==> flow/design.v <==
module bitonic_comp #(parameter DATA_WIDTH = 8, POLARITY = 0)
(clk, reset, valid, A, B, H, L, done);
input clk;
input reset;
input valid;
input [DATA_WIDTH-1:0] A;
input [DATA_WIDTH-1:0] B;
output [DATA_WIDTH-1:0] H;
output [DATA_WIDTH-1:0] L;
output done;
reg [DATA_WIDTH-1:0] H_r;
reg [DATA_WIDTH-1:0] L_r;
reg done_r;
wire comp;
assign comp = A < B;
assign H = H_r;
assign L = L_r;
assign done = done_r;
always @(posedge clk) begin
	if(reset) begin
		H_r <= 0;
		L_r <= 0;
		done_r <= 0;
	end else if(valid) begin
		if(POLARITY) begin
			H_r <= comp ? B : A;
			L_r <= comp ? A : B;
		end else begin
			H_r <= comp ? A : B;
			L_r <= comp ? B : A;
		end
		done_r <= 1;
	end else begin
		H_r <= 0;
		L_r <= 0;
		done_r <= 0;
	end
end
endmodule
module bitonic_node #(parameter DATA_WIDTH = 8, NODE_ORDER = 1, NODE_DWIDTH = 8, POLARITY = 1)
(clk, reset, valid, data_in, done, data_out);
input clk;
input reset;
input valid;
input [NODE_DWIDTH-1:0] data_in;
output done;
output [NODE_DWIDTH-1:0] data_out;
localparam NUM_COMP = 2**(NODE_ORDER-1);
genvar i_comp;
wire [NUM_COMP-1:0] nodes_done;
assign done = &nodes_done;
generate for(i_comp = 0; i_comp < NUM_COMP; i_comp = i_comp + 1) begin : comp_gen
	wire [DATA_WIDTH-1:0] A;
	wire [DATA_WIDTH-1:0] B;
	wire [DATA_WIDTH-1:0] H;
	wire [DATA_WIDTH-1:0] L;
	assign A = data_in[DATA_WIDTH*(i_comp + 1)-1-:DATA_WIDTH];
	assign B = data_in[DATA_WIDTH*(i_comp + 1 + NUM_COMP)-1-:DATA_WIDTH];
	assign data_out[DATA_WIDTH*(i_comp + 1)-1-:DATA_WIDTH] = H;
	assign data_out[DATA_WIDTH*(i_comp + 1 + NUM_COMP)-1-:DATA_WIDTH] = L;
	bitonic_comp #(.DATA_WIDTH(DATA_WIDTH), .POLARITY(POLARITY)) comp_constr (.clk(clk), .reset(reset), .valid(valid), .A(A), .B(B), .H(H), .L(L), .done(nodes_done[i_comp]));
end endgenerate
endmodule
module bitonic_block
#(parameter DATA_WIDTH = 8, BLOCK_DEPTH = 1, POLARITY = 0)
(clk, reset, data_in, valid, done, data_out);
input clk;
input reset;
input [2**BLOCK_DEPTH*DATA_WIDTH-1:0] data_in;
input valid;
output done;
output [2**BLOCK_DEPTH*DATA_WIDTH-1:0] data_out;
localparam T_WIDTH = 2**BLOCK_DEPTH*DATA_WIDTH;
localparam STATE_NUMS = $clog2(BLOCK_DEPTH + 1);
wire [T_WIDTH-1:0] bstage_outs [BLOCK_DEPTH:0];
wire [BLOCK_DEPTH:0] bstage_ready;
assign bstage_outs[0] = data_in;
assign bstage_ready[0] = valid;
assign done = bstage_ready[BLOCK_DEPTH] == 1;
assign data_out = done ? bstage_outs[BLOCK_DEPTH] : 0;
genvar i_bstage;
genvar i_node;
generate for(i_bstage = 0; i_bstage < BLOCK_DEPTH; i_bstage = i_bstage + 1) begin : bstage_gen
	localparam n_nodes = 2**i_bstage;
	wire [n_nodes-1:0] nodes_ready;
	assign bstage_ready[i_bstage + 1] = &nodes_ready;
	for(i_node = 0; i_node < n_nodes; i_node = i_node + 1) begin : node_gen
		localparam NODE_DWIDTH = DATA_WIDTH * 2**(BLOCK_DEPTH - i_bstage);
		wire [NODE_DWIDTH-1:0] node_data_in;
		assign node_data_in = bstage_outs[i_bstage][NODE_DWIDTH*(i_node+1)-1-:NODE_DWIDTH];
		wire [NODE_DWIDTH-1:0] node_data_out;
		bitonic_node #(.DATA_WIDTH(DATA_WIDTH), .NODE_ORDER(BLOCK_DEPTH - i_bstage), .NODE_DWIDTH(NODE_DWIDTH), .POLARITY(POLARITY)) node_constr (.clk(clk), .reset(reset), .valid(bstage_ready[i_bstage]), .data_in(node_data_in), .done(nodes_ready[i_node]), .data_out(node_data_out));
		assign bstage_outs[i_bstage+1][NODE_DWIDTH*(i_node+1)-1-:NODE_DWIDTH] = node_data_out;
	end
end endgenerate
endmodule
module bitonic_top
#(parameter NUM_INPUT = 16, DATA_WIDTH = 8)
(clk, reset, data_in, valid, done, data_out);
input clk;
input reset;
input [NUM_INPUT * DATA_WIDTH - 1:0] data_in;
input valid;
output done;
output [NUM_INPUT * DATA_WIDTH - 1:0] data_out;
localparam STAGES = $clog2(NUM_INPUT);
localparam ALL_WIDTH = NUM_INPUT * DATA_WIDTH;
wire [ALL_WIDTH - 1:0] stage_data [STAGES:0];
wire [STAGES:0] stage_ready;
assign stage_data[0] = data_in;
assign stage_ready[0] = valid;
assign done = stage_ready[STAGES] == 1;
assign data_out = stage_data[STAGES];
genvar i_stage;
genvar i_block;
generate for(i_stage = 0; i_stage < STAGES; i_stage = i_stage + 1) begin : stages_gen
	localparam BLOCK_COUNT = NUM_INPUT/(2**(i_stage+1));
	localparam BLOCK_DWIDTH = DATA_WIDTH*2**(i_stage+1);
	localparam BLOCK_DEPTH = i_stage + 1;
	wire [BLOCK_COUNT - 1:0] blks_done;
	assign stage_ready[i_stage+1] = &blks_done;
	for(i_block = 0; i_block < BLOCK_COUNT; i_block = i_block + 1) begin
		wire [BLOCK_DWIDTH-1:0] block_in;
		wire [BLOCK_DWIDTH-1:0] block_out;
		assign block_in = stage_data[i_stage][BLOCK_DWIDTH*(i_block+1)-1-:BLOCK_DWIDTH];
		assign stage_data[i_stage+1][BLOCK_DWIDTH*(i_block+1)-1-:BLOCK_DWIDTH] = block_out;
		bitonic_block #(.DATA_WIDTH(DATA_WIDTH), .BLOCK_DEPTH(BLOCK_DEPTH), .POLARITY(i_block%2)) blk_const (.clk(clk), .reset(reset), .data_in(block_in), .data_out(block_out), .done(blks_done[i_block]), .valid(stage_ready[i_stage]));
	end
end endgenerate
endmodule
# Reports on bitonic_top
# What the tools print for bitonic_top, step after step.
# Line numbers count from 1 in the design file above.
# Cell names lack the library's common part.
# The mark - stands for no value.
# setup
top	bitonic_top
clock	clk
library	sky130hd
corner	tt_025C_1v80

# Word-level counts
# Counts by Yosys on the flattened word-level netlist (proc, flatten, opt, wreduce). Print and check cells are left out. Cells with the same type and inputs are merged into one.
# op_classes
n_cmp	80
muxes	185
n_logic	10
reduce_and_logical	10
# ops
op	count
8-bit two-way mux	160
8-bit less-than comparator	80
128-bit two-way mux	1
64-bit two-way mux	2
32-bit two-way mux	4
16-bit two-way mux	8
2-bit OR reduction	10
1-bit inverter	10
1-bit two-way mux	10
# bits
ff_bits	1290
in_bits	131

# Longest topological paths
# Longest topological path by Yosys (ltp), each cell counted once; first at word level (registers and memories cut), then after technology mapping (sequential cells cut; the memories' decode and read muxes count).
# logic_depth
depth_word	3
ABC_AREA	0
ltp_mapped	13

# Synthesis result
# Yosys stat after the flow's synthesis: flattened, memories mapped to cells. It holds for the ABC_AREA given above (unset counts as 0); a run with the other value may have another netlist.
# The area totals of this step are shown rounded.
# mapped
cells	8527
mapped_area_um2	75500
seq_area_um2	25800
ffs	1290
# types
cell	count	area_total_um2
dfxtp_1	1290	2.58E+04
ha_1	560	7006.72
nand3_1	1199	6E+03
o211ai_1	533	4E+03
mux2i_1	354	3.54E+03
a21oi_1	532	2.66E+03
nand4b_1	300	2627.52
a32oi_1	297	2.6E+03
nand2_1	600	2252.16
mux2_2	198	2.23E+03
o21ai_0	408	2.04E+03
and2_1	296	1.85E+03
clkbuf_1	435	1.63E+03
inv_1	420	1.58E+03
or3_1	241	1.51E+03
a31oi_4	33	701.923
o211ai_2	55	688.16
buf_2	101	505.485
# Other cell types: 34; their cells: 675.
# By module: a second synthesis without flattening, with its own total; a netlist apart from the flattened one above.
# unflattened
cells_unflattened	6831
hier_area_um2	68000
# Each row is one instance without its submodules.
# modules
mod	instances	cells	mod_area_um2	seq_area_um2
bitonic_comp	56	76	787	340
bitonic_comp	24	76	787	340
bitonic_block	1	289	1860	0.0
bitonic_block	2	39	265	0.0
bitonic_block	2	39	265	0.0
bitonic_block	4	17	126	0.0
bitonic_block	4	17	126	0.0
bitonic_block	1	73	490	0.0
bitonic_block	1	73	490	0.0
bitonic_node	8	1	6.3	0.0
bitonic_top	1	5	31.3	0.0
bitonic_node	3	1	8.8	0.0
bitonic_node	4	1	6.3	0.0
bitonic_node	1	3	16.3	0.0
# Modules not listed: 3.

# Timing after synthesis
# OpenSTA on the mapped netlist: ideal clock, no wires. The path of least setup slack (recovery checks aside). Input and output delay are each 20% of the period. Register names are those of the netlist, which keeps one name where synthesis merged equal registers.
# synth_timing
kind	register to register
from	register (name not given)
to	register stages_gen[2].genblk1[0].blk_const.bstage_gen[0].node_gen[0].node_constr.comp_gen[2].comp_constr.L_r[7]
period_ps	3000
t_first_pin_ps	0
t_arrival_ps	2627
t_required_ps	2930
slack_ps	303
delay_ps	2697
path_stages	14
n_path_buf	6
synth_period_reached_ps	2697
# "delay_ps" is the arrival time less input delay plus setup time.
# "path_stages" counts driving pins, that of a launching flip-flop among them; a cell with two outputs on the path counts twice.
# "synth_period_reached_ps" = period - worst setup slack (recovery checks aside). The figure is calculated, with input and output delays left at 20% of the set period.
# Between the ends stands the longest chain of elaborated cells between them, by number of cells; it is not shown to be the way that was timed. Of several equally long chains one is given.
# A line is the first line of the expression or statement that the cell stems from. Yosys adds cells for indexed reads and writes and turns some case tables into memories.
# At most two assigning lines are given for a register; there are more.
# synth_via
path_cell_list	dfxtp_1 buf_6 clkbuf_1 clkbuf_1 buf_2 buf_2 nand2_1 ha_1 nand3_1 o211ai_1 o21ai_1 buf_2 nand3_1 a21oi_1
elab_chain_len	3
cone_cells	6
# synth_rtl
element	line	rtl
32-bit two-way mux	80	assign data_out = done ? bstage_outs[BLOCK_DEPTH] : 0;
8-bit less-than comparator	15	assign comp = A < B;
8-bit two-way mux	30	L_r <= comp ? B : A;
end: assignment	27	L_r <= comp ? A : B;
end: assignment	30
end: declaration	12	reg [DATA_WIDTH-1:0] L_r;

# Worst path after layout
# From the final timing report of flow run B: the path of least setup slack in the routed layout; clock arrival at registers is part of the times.
# The path's times are printed in steps of 10 ps; the period is the one set.
# layout_timing
kind	register to register
from	register (name not given)
to	register stages_gen[2].genblk1[1].blk_const.bstage_gen[0].node_gen[0].node_constr.comp_gen[1].comp_constr.H_r[6]
period_ps	3560
t_first_pin_ps	770
t_arrival_ps	4300
t_required_ps	4220
slack_ps	-80
path_stages	14
n_path_buf	6
# Between the ends stands the longest chain of elaborated cells between them, by number of cells; it is not shown to be the way that was timed. Of several equally long chains one is given.
# At most two assigning lines are given for a register; there are more.
# layout_via
path_cell_list	dfxtp_1 buf_6 buf_4 clkbuf_8 buf_4 buf_2 nand2_1 ha_1 nand3_1 nor4_2 o21a_2 buf_6 o21ai_0 a21oi_1
elab_chain_len	3
cone_cells	6
# layout_rtl
element	line	rtl
32-bit two-way mux	80	assign data_out = done ? bstage_outs[BLOCK_DEPTH] : 0;
8-bit less-than comparator	15	assign comp = A < B;
8-bit two-way mux	26	H_r <= comp ? B : A;
end: assignment	26
end: assignment	29	H_r <= comp ? A : B;
end: declaration	11	reg [DATA_WIDTH-1:0] H_r;

# 6 stored runs of bitonic_top in the flow (synthesis by Yosys, layout by OpenROAD, sky130hd cells), in arbitrary order. Constraints: input delay and output delay 20% of the set period each, output load 0.01 pF.
# "clock_period_reached_ps" means the clock period less the worst setup slack. The figure is calculated, with input and output delays left at 20% of the set period.
# "critical_path_time_ps" means the part of the period allowed to the worst setup path (the constraints hold back 20% at inputs and 20% at outputs) less its slack; where the path has registers, the arrival times of their clocks count too.
# "totalPower_mw" rests on the timing tool's default activity at the inputs, not on a simulated workload.
# "critical_path_time_ps" is given in steps of 10 ps.
# Results are given in rounded form.
# Settings: n/a = not set for that run.
# A result given as n/a is not shown for that run.
run name	ABC_AREA	CAP_MARGIN	CELL_PAD_IN_SITES_DETAIL_PLACEMENT	CELL_PAD_IN_SITES_GLOBAL_PLACEMENT	CORE_ASPECT_RATIO	CORE_MARGIN	CTS_CLUSTER_SIZE	GPL_ROUTABILITY_DRIVEN	GPL_TIMING_DRIVEN	MIN_ROUTING_LAYER	SETUP_SLACK_MARGIN	TNS_END_PERCENT	period_ns	CORE_UTILIZATION	SLEW_MARGIN	PLACE_DENSITY_LB_ADDON	HOLD_SLACK_MARGIN	CTS_CLUSTER_DIAMETER	MAX_ROUTING_LAYER	synth_area_um2	die_area_um2	final_cell_area_um2	post_route_util_frac	timing.setup.ws_ps	fin_tns_ps	ws_hold_ps	totalPower_mw	clock_period_reached_ps	critical_path_time_ps	timing.worst_path_kind
flow run A	1	5	1	3	0.51	4	90	1	0	met1	0.72	65	3.0	40	20	n/a	n/a	n/a	n/a	n/a	n/a	n/a	n/a	n/a	n/a	n/a	n/a	n/a	n/a	n/a
flow run B	n/a	40	n/a	n/a	n/a	7	n/a	n/a	0	met1	n/a	n/a	3.56	67	0	0.2	n/a	n/a	n/a	75500	122000	85100	0.766	-82	-190	486	31.7	3642	3640	register to register
flow run C	n/a	20	n/a	n/a	n/a	8	n/a	n/a	n/a	n/a	0.85	n/a	3.0	68	20	n/a	0.26	n/a	n/a	75500	122000	95300	0.863	-160	-1040	427	38.8	3160	3160	register to register
flow run D	n/a	20	n/a	n/a	1.61	2	n/a	n/a	n/a	n/a	0.03	n/a	1.61	18	20	0.13	n/a	71	met4	75500	425000	111000	0.265	-914	-636000	222	78.3	2524	2520	register to register
flow run E	n/a	20	n/a	n/a	n/a	10	44	n/a	0	n/a	0.72	65	3.0	40	20	n/a	n/a	n/a	n/a	75500	206000	97800	0.521	207	0	186	40.1	2793	2790	register to register
flow run F	1	20	n/a	2	n/a	8	14	n/a	0	n/a	-0.09	n/a	3.0	68	25	0.11	-0.05	42	met4	n/a	n/a	n/a	n/a	n/a	n/a	n/a	n/a	n/a	n/a	n/a
# Flow run A: no results, placement failed with GPL-0301
# Flow run F: no results, placement failed with FLW-0024
